==> flow/design.v <==
module stream_fifo #(
    parameter DATA_WIDTH = 32,
    parameter FIFO_LEN = 16
) (
    input logic ACLK,
    input logic ARESETn,
    input logic [DATA_WIDTH-1:0] data_i,
    input logic valid_i,
    output logic ready_o,
    output logic [DATA_WIDTH-1:0]  data_o,
    output logic valid_o,
    input logic ready_i
);
    localparam ADDR_WIDTH = $clog2(FIFO_LEN);
    logic [DATA_WIDTH-1:0] fifo_mem [FIFO_LEN];
    logic [ADDR_WIDTH-1:0] read_ptr, read_ptr_reg;
    logic [ADDR_WIDTH-1:0] write_ptr;
    logic [ADDR_WIDTH:0] count;
    assign data_o = fifo_mem[read_ptr];
    assign valid_o = (count > 0);
    assign ready_o = !(count == FIFO_LEN);
    always_ff @(posedge ACLK or negedge ARESETn) begin
        if (!ARESETn) begin
            read_ptr <= 0;
            write_ptr <= 0;
            count <= 0;
        end
        else begin
            if (valid_i && ready_o) begin
                write_ptr <= (write_ptr == (FIFO_LEN - 1)) ? 0 : write_ptr + 1;
            end
            if (valid_o && ready_i) begin
                read_ptr <= (read_ptr == (FIFO_LEN - 1)) ? 0 : read_ptr + 1;
            end
            if (valid_i && ready_o && !(valid_o && ready_i)) begin
                count <= count + 1;
            end
            else if (!(valid_i && ready_o) && (valid_o && ready_i)) begin
                count <= count - 1;
            end
        end
    end
    always @(posedge ACLK) begin
        if (valid_i && ready_o) begin
            fifo_mem[write_ptr] <= data_i;
        end
    end
endmodule
module algorithm_selector_XY #(
    parameter MAX_ROUTERS_X = 4,
    parameter MAX_ROUTERS_X_WIDTH
    = $clog2(MAX_ROUTERS_X),
    parameter MAX_ROUTERS_Y = 4,
    parameter MAX_ROUTERS_Y_WIDTH
    = $clog2(MAX_ROUTERS_Y),
    parameter ROUTER_X = 0,
    parameter ROUTER_Y = 0,
    parameter CHANNEL_NUMBER = 5
) (
    input  logic [MAX_ROUTERS_X_WIDTH-1:0] target_x_i,
    input  logic [MAX_ROUTERS_Y_WIDTH-1:0] target_y_i,
    output logic [CHANNEL_NUMBER-1:0]      selector_o
);
    assign selector_o[0] = ((target_x_i == ROUTER_X) && (target_y_i == ROUTER_Y));
    assign selector_o[1] = (target_y_i < ROUTER_Y);
    assign selector_o[2] = (target_x_i > ROUTER_X);
    assign selector_o[3] = (target_y_i > ROUTER_Y);
    assign selector_o[4] = (target_x_i < ROUTER_X);
endmodule
module arbiter #(
    parameter AXIS_DATA_WIDTH = 40,
    parameter ID_WIDTH = 4,
    parameter CHANNEL_NUMBER = 5,
    parameter CHANNEL_NUMBER_WIDTH
    = $clog2(CHANNEL_NUMBER),
    parameter MAX_ROUTERS_X = 4,
    parameter MAX_ROUTERS_X_WIDTH
    = $clog2(MAX_ROUTERS_X),
    parameter MAX_ROUTERS_Y = 4,
    parameter MAX_ROUTERS_Y_WIDTH
    = $clog2(MAX_ROUTERS_Y),
    parameter FLIT_WIDTH = AXIS_DATA_WIDTH + 2*(AXIS_DATA_WIDTH/8) + 1 + ID_WIDTH
) (
    input clk_i, rst_n_i,
    input  logic [CHANNEL_NUMBER*FLIT_WIDTH-1:0] in_data_i,
    input  logic [CHANNEL_NUMBER-1:0]            in_valid_i,
    output logic [CHANNEL_NUMBER-1:0]            in_ready_o,
    output logic [FLIT_WIDTH-1:0]                out_data_o,
    output logic                                 out_valid_o,
    input  logic                                 out_ready_i,
    output logic [CHANNEL_NUMBER_WIDTH-1:0] current_grant_o,
    output logic [MAX_ROUTERS_X_WIDTH-1:0] target_x_o,
    output logic [MAX_ROUTERS_Y_WIDTH-1:0] target_y_o
);
    localparam [ID_WIDTH-1:0] ROUTING_HEADER = '0;
    logic [MAX_ROUTERS_X_WIDTH-1:0] target_x_reg [CHANNEL_NUMBER];
    logic [MAX_ROUTERS_Y_WIDTH-1:0] target_y_reg [CHANNEL_NUMBER];
    logic [CHANNEL_NUMBER_WIDTH-1:0] next_grant;
    logic [CHANNEL_NUMBER_WIDTH-1:0] increment;
    logic [CHANNEL_NUMBER-1:0] valid_i;
    logic [CHANNEL_NUMBER*2 - 1:0] shifted_valid_i;
    logic [7:0] packages_left [CHANNEL_NUMBER];
    logic [ID_WIDTH-1:0] out_tid;
    logic [AXIS_DATA_WIDTH-1:0] out_tdata;
    logic out_is_header;
    assign out_tid   = out_data_o[ID_WIDTH-1:0];
    assign out_tdata = out_data_o[FLIT_WIDTH-1 -: AXIS_DATA_WIDTH];
    assign out_is_header = out_valid_o && (out_tid == ROUTING_HEADER);
    assign target_x_o = out_is_header ?
                        out_tdata[
                            MAX_ROUTERS_X_WIDTH+MAX_ROUTERS_Y_WIDTH-1:
                            MAX_ROUTERS_X_WIDTH
                        ] : target_x_reg[current_grant_o];
    assign target_y_o = out_is_header ?
                        out_tdata[
                            MAX_ROUTERS_X_WIDTH-1:0
                        ] : target_y_reg[current_grant_o];
    assign valid_i = in_valid_i;
    assign shifted_valid_i = {valid_i, valid_i} >> current_grant_o;
    always_ff @(posedge clk_i or negedge rst_n_i) begin
        if (!rst_n_i) begin
            current_grant_o <= '0;
            for (int i = 0; i < CHANNEL_NUMBER; i++) begin
                packages_left[i] <= '0;
                target_x_reg[i]  <= '0;
                target_y_reg[i]  <= '0;
            end
        end
        else begin
            if (out_is_header) begin
                packages_left[current_grant_o] <= out_tdata[
                    (MAX_ROUTERS_X_WIDTH+MAX_ROUTERS_Y_WIDTH) * 2
                    +8-1:
                    (MAX_ROUTERS_X_WIDTH+MAX_ROUTERS_Y_WIDTH) * 2
                ];
                target_y_reg[current_grant_o] <= out_tdata[
                    MAX_ROUTERS_X_WIDTH-1:0
                ];
                target_x_reg[current_grant_o] <= out_tdata[
                    MAX_ROUTERS_X_WIDTH+MAX_ROUTERS_Y_WIDTH-1:
                    MAX_ROUTERS_X_WIDTH
                ];
            end
            else begin
                packages_left[current_grant_o] <= packages_left[current_grant_o] - {7'd0, (in_ready_o[current_grant_o] & out_valid_o)};
            end
            if (!in_ready_o[current_grant_o] || !out_valid_o || (packages_left[current_grant_o] == 1 && out_valid_o && in_ready_o[current_grant_o])) begin
                current_grant_o <= next_grant;
            end
        end
    end
    always_comb begin
        next_grant = current_grant_o;
        increment = 0;
        for (int i = CHANNEL_NUMBER-1; i > 0; i--) begin
            if (shifted_valid_i[i]) begin
                increment = i;
            end
        end
        next_grant = ({29'd0, next_grant} + {29'd0, increment}) >= CHANNEL_NUMBER ?
        (next_grant + increment - CHANNEL_NUMBER):
        (next_grant + increment);
    end
    always_comb begin
        in_ready_o = '0;
        out_data_o  = in_data_i[current_grant_o*FLIT_WIDTH +: FLIT_WIDTH];
        out_valid_o = in_valid_i[current_grant_o];
        in_ready_o[current_grant_o] = out_ready_i;
    end
endmodule
module algorithm #(
    parameter AXIS_DATA_WIDTH = 40,
    parameter ID_WIDTH = 4,
    parameter CHANNEL_NUMBER = 5,
    parameter CHANNEL_NUMBER_WIDTH
    = $clog2(CHANNEL_NUMBER),
    parameter MAX_ROUTERS_X = 4,
    parameter MAX_ROUTERS_X_WIDTH
    = $clog2(MAX_ROUTERS_X),
    parameter MAX_ROUTERS_Y = 4,
    parameter MAX_ROUTERS_Y_WIDTH
    = $clog2(MAX_ROUTERS_Y),
    parameter ROUTER_X = 0,
    parameter ROUTER_Y = 0,
    parameter FLIT_WIDTH = AXIS_DATA_WIDTH + 2*(AXIS_DATA_WIDTH/8) + 1 + ID_WIDTH
) (
    input clk_i, rst_n_i,
    input  logic [FLIT_WIDTH-1:0]                in_data_i,
    input  logic                                 in_valid_i,
    output logic                                 in_ready_o,
    output logic [CHANNEL_NUMBER*FLIT_WIDTH-1:0] out_data_o,
    output logic [CHANNEL_NUMBER-1:0]            out_valid_o,
    input  logic [CHANNEL_NUMBER-1:0]            out_ready_i,
    input logic [MAX_ROUTERS_X_WIDTH-1:0] target_x_i,
    input logic [MAX_ROUTERS_Y_WIDTH-1:0] target_y_i
);
    localparam [ID_WIDTH-1:0] ROUTING_HEADER = '0;
    logic [CHANNEL_NUMBER_WIDTH-1:0] ctrl;
    logic [CHANNEL_NUMBER-1:0] selector;
    logic [CHANNEL_NUMBER-1:0] busy;
    logic [CHANNEL_NUMBER-1:0] busy_next;
    logic in_is_header;
    logic in_tlast;
    logic pass;
    assign in_is_header = (in_data_i[ID_WIDTH-1:0] == ROUTING_HEADER);
    assign in_tlast     = in_data_i[ID_WIDTH];
    algorithm_selector_XY #(
       .MAX_ROUTERS_X(MAX_ROUTERS_X),
       .MAX_ROUTERS_Y(MAX_ROUTERS_Y),
       .ROUTER_X(ROUTER_X),
       .ROUTER_Y(ROUTER_Y),
       .CHANNEL_NUMBER(CHANNEL_NUMBER)
    ) algorithm_selector (
        .target_x_i(target_x_i),
        .target_y_i(target_y_i),
        .selector_o(selector)
    );
    always_comb begin
        ctrl = '0;
        for (int i = 0; i < CHANNEL_NUMBER; i++) begin
            if(selector[CHANNEL_NUMBER - 1 - i]) begin
                ctrl = CHANNEL_NUMBER - 1 - i;
            end
        end
    end
    assign pass = !in_is_header || !busy[ctrl];
    always_comb begin
        out_data_o  = '0;
        out_valid_o = '0;
        in_ready_o  = pass ? out_ready_i[ctrl] : 1'b0;
        out_data_o[ctrl*FLIT_WIDTH +: FLIT_WIDTH] = pass ? in_data_i : '0;
        out_valid_o[ctrl] = pass ? in_valid_i : 1'b0;
    end
    always_ff @(posedge clk_i or negedge rst_n_i) begin
        if(!rst_n_i) begin
            busy <= '0;
        end else begin
            busy <= busy_next;
        end
    end
    always_comb begin
        busy_next = busy;
        if (in_valid_i && in_is_header) begin
            busy_next[ctrl] = out_ready_i[ctrl] ? 1'b1 : busy[ctrl];
        end
        else if (in_valid_i) begin
            if (in_tlast && out_ready_i[ctrl]) begin
                busy_next[ctrl] = 1'b0;
            end
        end
    end
endmodule
module router #(
    parameter AXIS_DATA_WIDTH = 40,
    parameter ID_WIDTH = 4,
    parameter CHANNEL_NUMBER = 5,
    parameter BUFFER_LENGTH = 8,
    parameter MAX_ROUTERS_X = 4,
    parameter MAX_ROUTERS_X_WIDTH
    = $clog2(MAX_ROUTERS_X),
    parameter MAX_ROUTERS_Y = 4,
    parameter MAX_ROUTERS_Y_WIDTH
    = $clog2(MAX_ROUTERS_Y),
    parameter ROUTER_X = 1,
    parameter ROUTER_Y = 2,
    parameter STRB_WIDTH = AXIS_DATA_WIDTH/8
)(
    input  clk_i, rst_n_i,
    input  logic [CHANNEL_NUMBER*AXIS_DATA_WIDTH-1:0] in_tdata_i,
    input  logic [CHANNEL_NUMBER*STRB_WIDTH-1:0]      in_tstrb_i,
    input  logic [CHANNEL_NUMBER*STRB_WIDTH-1:0]      in_tkeep_i,
    input  logic [CHANNEL_NUMBER-1:0]                 in_tlast_i,
    input  logic [CHANNEL_NUMBER*ID_WIDTH-1:0]        in_tid_i,
    input  logic [CHANNEL_NUMBER-1:0]                 in_tvalid_i,
    output logic [CHANNEL_NUMBER-1:0]                 in_tready_o,
    output logic [CHANNEL_NUMBER*AXIS_DATA_WIDTH-1:0] out_tdata_o,
    output logic [CHANNEL_NUMBER*STRB_WIDTH-1:0]      out_tstrb_o,
    output logic [CHANNEL_NUMBER*STRB_WIDTH-1:0]      out_tkeep_o,
    output logic [CHANNEL_NUMBER-1:0]                 out_tlast_o,
    output logic [CHANNEL_NUMBER*ID_WIDTH-1:0]        out_tid_o,
    output logic [CHANNEL_NUMBER-1:0]                 out_tvalid_o,
    input  logic [CHANNEL_NUMBER-1:0]                 out_tready_i
);
    localparam FLIT_WIDTH = AXIS_DATA_WIDTH + 2*STRB_WIDTH + 1 + ID_WIDTH;
    logic [CHANNEL_NUMBER*FLIT_WIDTH-1:0] in_flit;
    logic [CHANNEL_NUMBER*FLIT_WIDTH-1:0] queue_o_data;
    logic [CHANNEL_NUMBER-1:0]            queue_o_valid;
    logic [CHANNEL_NUMBER-1:0]            queue_o_ready;
    logic [FLIT_WIDTH-1:0] arbiter_o_data;
    logic                  arbiter_o_valid;
    logic                  arbiter_o_ready;
    logic [CHANNEL_NUMBER*FLIT_WIDTH-1:0] out_flit;
    logic [MAX_ROUTERS_X_WIDTH-1:0] target_x;
    logic [MAX_ROUTERS_Y_WIDTH-1:0] target_y;
    generate
        genvar i;
        for (i = 0; i < CHANNEL_NUMBER; i++) begin : gen_fifos
            assign in_flit[i*FLIT_WIDTH +: FLIT_WIDTH] = {
                in_tdata_i[i*AXIS_DATA_WIDTH +: AXIS_DATA_WIDTH],
                in_tstrb_i[i*STRB_WIDTH +: STRB_WIDTH],
                in_tkeep_i[i*STRB_WIDTH +: STRB_WIDTH],
                in_tlast_i[i],
                in_tid_i[i*ID_WIDTH +: ID_WIDTH]
            };
            assign {
                out_tdata_o[i*AXIS_DATA_WIDTH +: AXIS_DATA_WIDTH],
                out_tstrb_o[i*STRB_WIDTH +: STRB_WIDTH],
                out_tkeep_o[i*STRB_WIDTH +: STRB_WIDTH],
                out_tlast_o[i],
                out_tid_o[i*ID_WIDTH +: ID_WIDTH]
            } = out_flit[i*FLIT_WIDTH +: FLIT_WIDTH];
            stream_fifo #(
                .DATA_WIDTH(FLIT_WIDTH),
                .FIFO_LEN(BUFFER_LENGTH)
            ) q (
                .ACLK(clk_i),
                .ARESETn(rst_n_i),
                .data_i(in_flit[i*FLIT_WIDTH +: FLIT_WIDTH]),
                .valid_i(in_tvalid_i[i]),
                .ready_o(in_tready_o[i]),
                .data_o(queue_o_data[i*FLIT_WIDTH +: FLIT_WIDTH]),
                .valid_o(queue_o_valid[i]),
                .ready_i(queue_o_ready[i])
            );
        end
    endgenerate
    arbiter #(
        .AXIS_DATA_WIDTH(AXIS_DATA_WIDTH),
        .ID_WIDTH(ID_WIDTH),
        .CHANNEL_NUMBER(CHANNEL_NUMBER),
        .MAX_ROUTERS_X(MAX_ROUTERS_X),
        .MAX_ROUTERS_Y(MAX_ROUTERS_Y)
    ) arb (
        .clk_i(clk_i), .rst_n_i(rst_n_i),
        .in_data_i(queue_o_data),
        .in_valid_i(queue_o_valid),
        .in_ready_o(queue_o_ready),
        .out_data_o(arbiter_o_data),
        .out_valid_o(arbiter_o_valid),
        .out_ready_i(arbiter_o_ready),
        .current_grant_o(),
        .target_x_o(target_x),
        .target_y_o(target_y)
    );
    algorithm #(
        .AXIS_DATA_WIDTH(AXIS_DATA_WIDTH),
        .ID_WIDTH(ID_WIDTH),
        .CHANNEL_NUMBER(CHANNEL_NUMBER),
        .MAX_ROUTERS_X(MAX_ROUTERS_X),
        .MAX_ROUTERS_Y(MAX_ROUTERS_Y),
        .ROUTER_X(ROUTER_X),
        .ROUTER_Y(ROUTER_Y)
    ) alg (
        .clk_i(clk_i), .rst_n_i(rst_n_i),
        .in_data_i(arbiter_o_data),
        .in_valid_i(arbiter_o_valid),
        .in_ready_o(arbiter_o_ready),
        .out_data_o(out_flit),
        .out_valid_o(out_tvalid_o),
        .out_ready_i(out_tready_i),
        .target_x_i(target_x),
        .target_y_i(target_y)
    );
endmodule
### From RTL to reports: router

The steps from the RTL of router to its reports follow in flow order.
Line numbers count from 1 in the design file above.
Cell names lack the library's common part.
A cell with n/a has no value.

| design | value |
|---|---|
| top module | router |
| clock port | clk_i |
| standard-cell library | sky130hd |
| timing corner | tt_025C_1v80 |

### Word-level counts

Source: Yosys, flattened and elaborated. Widths are those after wreduce. Registers that Yosys merges into a memory's read port (data or address) are not register bits. Print and check cells do not count.
Yosys's memory passes give these memory sizes; they may raise the number of words (mostly to a power of two), join words into wider ones and drop unused or constant bits.

| bit counts | value |
|---|---|
| bits in registers | 118 |
| latch bits | 0 |
| RAM bits | 2200 |
| ROM bits | 0 |
| clocked read ports x word width | 0 |
| memory cells | 5 |
| bits of input ports | 287 |
| output and inout port bits | 285 |

Memory list:

| memory | words | width | read ports | write ports | line | RTL |
|---|---|---|---|---|---|---|
| gen_fifos[0].q.fifo_mem | 8 | 55 | 1 | 1 | 15 | `logic [DATA_WIDTH-1:0] fifo_mem [FIFO_LEN];` |
| gen_fifos[1].q.fifo_mem | 8 | 55 | 1 | 1 | 15 |  |
| gen_fifos[2].q.fifo_mem | 8 | 55 | 1 | 1 | 15 |  |
| gen_fifos[3].q.fifo_mem | 8 | 55 | 1 | 1 | 15 |  |
| gen_fifos[4].q.fifo_mem | 8 | 55 | 1 | 1 | 15 |  |

| operators by class | value |
|---|---|
| add/sub/neg operators | 27 |
| multiply operators | 2 |
| div/mod/pow operators | 0 |
| order comparisons | 10 |
| eq/ne operators | 22 |
| shift operators | 12 |
| muxes and demuxes | 73 |
| bitwise operators | 5 |
| reductions and logical operators | 62 |

Operator list:

| operator | number |
|---|---|
| two-way mux 55 bit | 6 |
| variable part select 275 x 32 -> 55 bit | 1 |
| variable shift 55 x 33 -> 275 bit | 1 |
| two-way mux 8 bit | 16 |
| two-way mux 3 bit | 25 |
| multiplier 3 x 6 -> 9 bit (second input constant) | 2 |
| case mux 8 bit (select 5 bit) | 1 |
| two-way mux 4 bit | 10 |
| == test 3 bit (second input constant) | 11 |
| negator 32 -> 33 bit | 1 |
| greater-or-equal comparator 32 x 3 -> 1 bit (second input constant) | 1 |
| adder 3 x 1 -> 3 bit (second input constant) | 10 |
| logical AND 1 bit | 25 |
| adder 4 x 1 -> 4 bit (second input constant) | 5 |
| subtractor 4 x 1 -> 4 bit (second input constant) | 5 |
| > comparator 4 x 1 -> 1 bit (second input constant) | 5 |
| == test 4 bit (second input constant) | 5 |
| variable part select 5 x 3 -> 1 bit | 4 |
| case mux 2 bit (select 5 bit) | 2 |
| zero test 1 bit | 19 |
| variable shift 1 x 4 -> 5 bit | 3 |
| two-way mux 5 bit | 3 |
| nonzero test 2 bit | 7 |
| AND reduction 2 bit | 6 |
| variable shift 1 x 4 -> 5 bit (first input constant) | 2 |
| >> shifter 10 x 3 -> 5 bit | 1 |
| bitwise OR 5 bit | 2 |
| negator 3 -> 4 bit | 2 |

Other operator kinds: 21; their cells: 32.

### Longest topological paths

Longest topological path by Yosys (ltp), each cell counted once; first at word level (registers and memories cut), then after technology mapping (sequential cells cut; the memories' decode and read muxes count).

| logic depth | value |
|---|---|
| depth in word-level cells | 21 |
| ABC_AREA | 0 |
| mapped depth | 26 |

### Mapped cells and area

The flow's flattened synthesis, as Yosys stat reports it; memories are mapped. The netlist is that of the ABC_AREA named above (0 if unset); the other value can give another one.

| mapped netlist | value |
|---|---|
| cells in the netlist | 4581 |
| cell area after synthesis | 92487.5 sq um |
| area of sequential cells | 69016.2 sq um |
| flip-flops | 2318 |
| buffer cells | 248 |

Cells by type:

| type | number | area in all (sq um) |
|---|---|---|
| edfxtp_1 | 2200 | 6.61E+04 |
| mux4_2 | 563 | 1.27E+04 |
| mux2i_1 | 311 | 3.11E+03 |
| dfrtp_1 | 118 | 2.95E+03 |
| nor2_1 | 345 | 1.29E+03 |
| ha_1 | 51 | 638.112 |
| nand2_1 | 162 | 608.083 |
| mux2_2 | 48 | 540.518 |
| clkbuf_1 | 134 | 502.982 |
| o22ai_1 | 62 | 387.872 |
| a21oi_1 | 57 | 285.274 |
| o21ai_0 | 54 | 270.259 |
| buf_1 | 69 | 258.998 |
| nor3_1 | 36 | 180.173 |
| a22oi_1 | 23 | 172.666 |
| xnor2_1 | 19 | 166.41 |
| buf_2 | 30 | 150.144 |
| nand2b_1 | 23 | 143.888 |

Other cell types: 59; their cells: 276.
The figures by module come from a second, unflattened synthesis with its own total; it is not the netlist above.

| second synthesis, totals | value |
|---|---|
| cell total of the unflattened synthesis | 4592 |
| area (unflattened synthesis) | 94748.4 sq um |

Rows give one instance, submodules left out.

Modules:

| module | instances | cells | area (sq um) | seq. area (sq um) |
|---|---|---|---|---|
| stream_fifo | 5 | 702 | 17172.7 | 13462.9 |
| arbiter | 1 | 675 | 5939.4 | 1576.5 |
| algorithm | 1 | 402 | 2915.3 | 125.1 |
| algorithm_selector_XY | 1 | 5 | 30.0 | 0.0 |
| router | 1 | 0 | 0.0 | 0.0 |

### Timing after synthesis

Source: OpenSTA report_checks on the synthesized netlist (no wires, ideal clock, input and output delay 20% of the period each), path of least setup slack; recovery checks are left aside. Register names are those of the netlist, which keeps one name where synthesis merged equal registers.

| timing path post-synthesis | value |
|---|---|
| kind | in2reg |
| start | input in_tvalid_i[4] |
| end | memory gen_fifos[4].q.fifo_mem[0][0] |
| clock period | 7.5 ns |
| input delay | 1.500 ns |
| library setup time | 0.604 ns |
| launch time at the first pin | 1.500 ns |
| data arrival time | 6.880 ns |
| slack | 0.016 ns |
| path delay | 5.984 ns |
| stages | 2 |
| period reached after synthesis | 7.484 ns |

"path delay" is the arrival time less input delay plus setup time.
"stages": output pins that drive a net of the path, with the launching flip-flop's if there is one; two outputs of one cell count as two.
"period reached after synthesis" = period - worst setup slack (recovery checks aside). The figure is calculated, with input and output delays left at 20% of the set period.
The rows between start and end are the longest chain of elaborated cells between them; the timing report does not say that the signal goes this way. Where chains are equally long, one stands for them.
Each line given opens the expression or statement behind the cell; cells for indexed reads and writes are added by Yosys, which also makes memories of some case tables.
Only ways into the end's enable, where the timed path ends, are counted here.

| on the way, post-synthesis | value |
|---|---|
| cell sequence | nand2_1 > nor4_1 |
| length of the longest elaborated chain | 2 |
| elaborated cells on any way between the ends | 3 |

Ends and longest elaborated chain, post-synthesis:

| element | line | RTL |
|---|---|---|
| start, declared | 274 | `input  logic [CHANNEL_NUMBER-1:0]                 in_tvalid_i,` |
| logical AND 1 bit | 44 | `if (valid_i && ready_o) begin` |
| two-way mux 3 bit | 44 |  |
| end, declared | 15 | `logic [DATA_WIDTH-1:0] fifo_mem [FIFO_LEN];` |

### Path in the finished layout

Path of least setup slack in the final report of run 1 (OpenROAD, finished layout, wires in). Where an end is a register, its clock arrival counts in the times.

| timing path after layout | value |
|---|---|
| kind | reg2out |
| start | register arb.current_grant_o[2] |
| end | output out_tid_o[7] |
| clock period | 7.5 ns |
| launch time at the first pin | 0.78 ns |
| data arrival time | 5.96 ns |
| slack | 0.04 ns |
| stages | 18 |

The rows between start and end are the longest chain of elaborated cells between them; the timing report does not say that the signal goes this way. Where chains are equally long, one stands for them.

| on the way, after layout | value |
|---|---|
| cell sequence | dfrtp_1 > buf_2 > or3b_2 > a31oi_1 > nand3_2 > o211a_1 > and3_2 > nand3_4 > mux2i_2 > nor2_2 > buf_4 > ha_1 > inv_1 > nand3_1 > buf_2 > buf_4 > nor2_1 > clkdlybuf4s50_1 |
| length of the longest elaborated chain | 16 |
| elaborated cells on any way between the ends | 34 |

Ends and longest elaborated chain, after layout:

| element | line | RTL |
|---|---|---|
| start, declared | 91 | `output logic [CHANNEL_NUMBER_WIDTH-1:0] current_grant_o,` |
| start, assigned | 122 | `current_grant_o <= '0;` |
| start, assigned | 148 | `current_grant_o <= next_grant;` |
| multiplier 3 x 6 -> 9 bit | 166 | `out_data_o  = in_data_i[current_grant_o*FLIT_WIDTH +: FLIT_WIDTH];` |
| variable part select 275 x 32 -> 55 bit | 166 |  |
| zero test 4 bit | 108 | `assign out_is_header = out_valid_o && (out_tid == ROUTING_HEADER);` |
| logical AND 1 bit | 108 |  |
| two-way mux 2 bit | 109 |  |
| < comparator 2 x 1 -> 1 bit | 68 |  |
| two-way mux 3 bit x5 | 221 | `if(selector[CHANNEL_NUMBER - 1 - i]) begin` |
| variable part select 5 x 3 -> 1 bit | 226 | `assign pass = !in_is_header \|\| !busy[ctrl];` |
| zero test 1 bit | 226 |  |
| logical OR 1 bit | 226 |  |
| two-way mux 55 bit | 231 | `out_data_o[ctrl*FLIT_WIDTH +: FLIT_WIDTH] = pass ? in_data_i : '0;` |
| variable shift 55 x 33 -> 275 bit | 231 |  |
| end, declared | 280 | `output logic [CHANNEL_NUMBER*ID_WIDTH-1:0]        out_tid_o,` |

Lab notebook: router

Settings and measured results of 3 stored flow runs for module router (sky130hd), not sorted in any way. The constraints put input and output delay at 20% of the set period each and load the outputs with 0.01 pF.
"reached clock period" means the clock period less the worst setup slack. The figure is calculated, with input and output delays left at 20% of the set period.
"time used up by the worst setup path" = time allowed to the worst setup path (clock period - input delay - output delay, where it has them) - its slack; a late launch clock adds to it, a late capture clock takes from it.
By "power consumption" is meant OpenSTA's value without simulated activity: inputs other than the clock are taken to toggle once in ten clock periods, and the tool carries that through the logic.
Among the settings, - means not set for that run.

| run | CAP_MARGIN | CORE_ASPECT_RATIO | CORE_UTILIZATION | CTS_CLUSTER_DIAMETER | CTS_CLUSTER_SIZE | GPL_ROUTABILITY_DRIVEN | GPL_TIMING_DRIVEN | PLACE_DENSITY | period_ns | CORE_MARGIN | SLEW_MARGIN | ABC_AREA | CELL_PAD_IN_SITES_GLOBAL_PLACEMENT | HOLD_SLACK_MARGIN | MIN_ROUTING_LAYER | PLACE_DENSITY_LB_ADDON | TNS_END_PERCENT | MAX_ROUTING_LAYER | synthesized cell area (sq um) | area of the die (sq um) | standard-cell area of the final layout (sq um) | utilization of the finished layout (%) | smallest setup slack (ns) | sum of negative setup slack (ns) | worst hold slack in the final report (ns) | power consumption (W) | reached clock period (ns) | time used up by the worst setup path (ns) | worst setup path type |
|---|---|---|---|---|---|---|---|---|---|---|---|---|---|---|---|---|---|---|---|---|---|---|---|---|---|---|---|---|---|
| run 1 | 20 | 1.47 | 45 | 223 | 48 | 0 | 0 | 0.4 | 7.5 | 2 | 20 | - | - | - | - | - | - | - | 92487.5 | 209239.0 | 107887.0 | 52.8 | 0.042 | 0.000 | 0.500 | 0.045922 | 7.458 | 5.96 | reg2out |
| run 2 | 20 | 1.35 | 55 | 157 | - | - | 0 | - | 7.5 | 4 | 15 | 0 | 2 | 0.09 | met2 | 0.17 | 15 | - | 92487.5 | 174859.0 | 111927.0 | 67.1 | -0.091 | -0.647 | 0.485 | 0.051472 | 7.591 | 6.09 | reg2out |
| run 3 | 20 | 1.47 | 45 | 223 | 48 | 0 | 1 | 0.4 | 7.5 | 2 | 20 | - | - | - | - | - | - | met4 | 92487.5 | 209239.0 | 104814.0 | 51.3 | 0.160 | 0.000 | 0.496 | 0.043267 | 7.340 | 5.84 | reg2out |
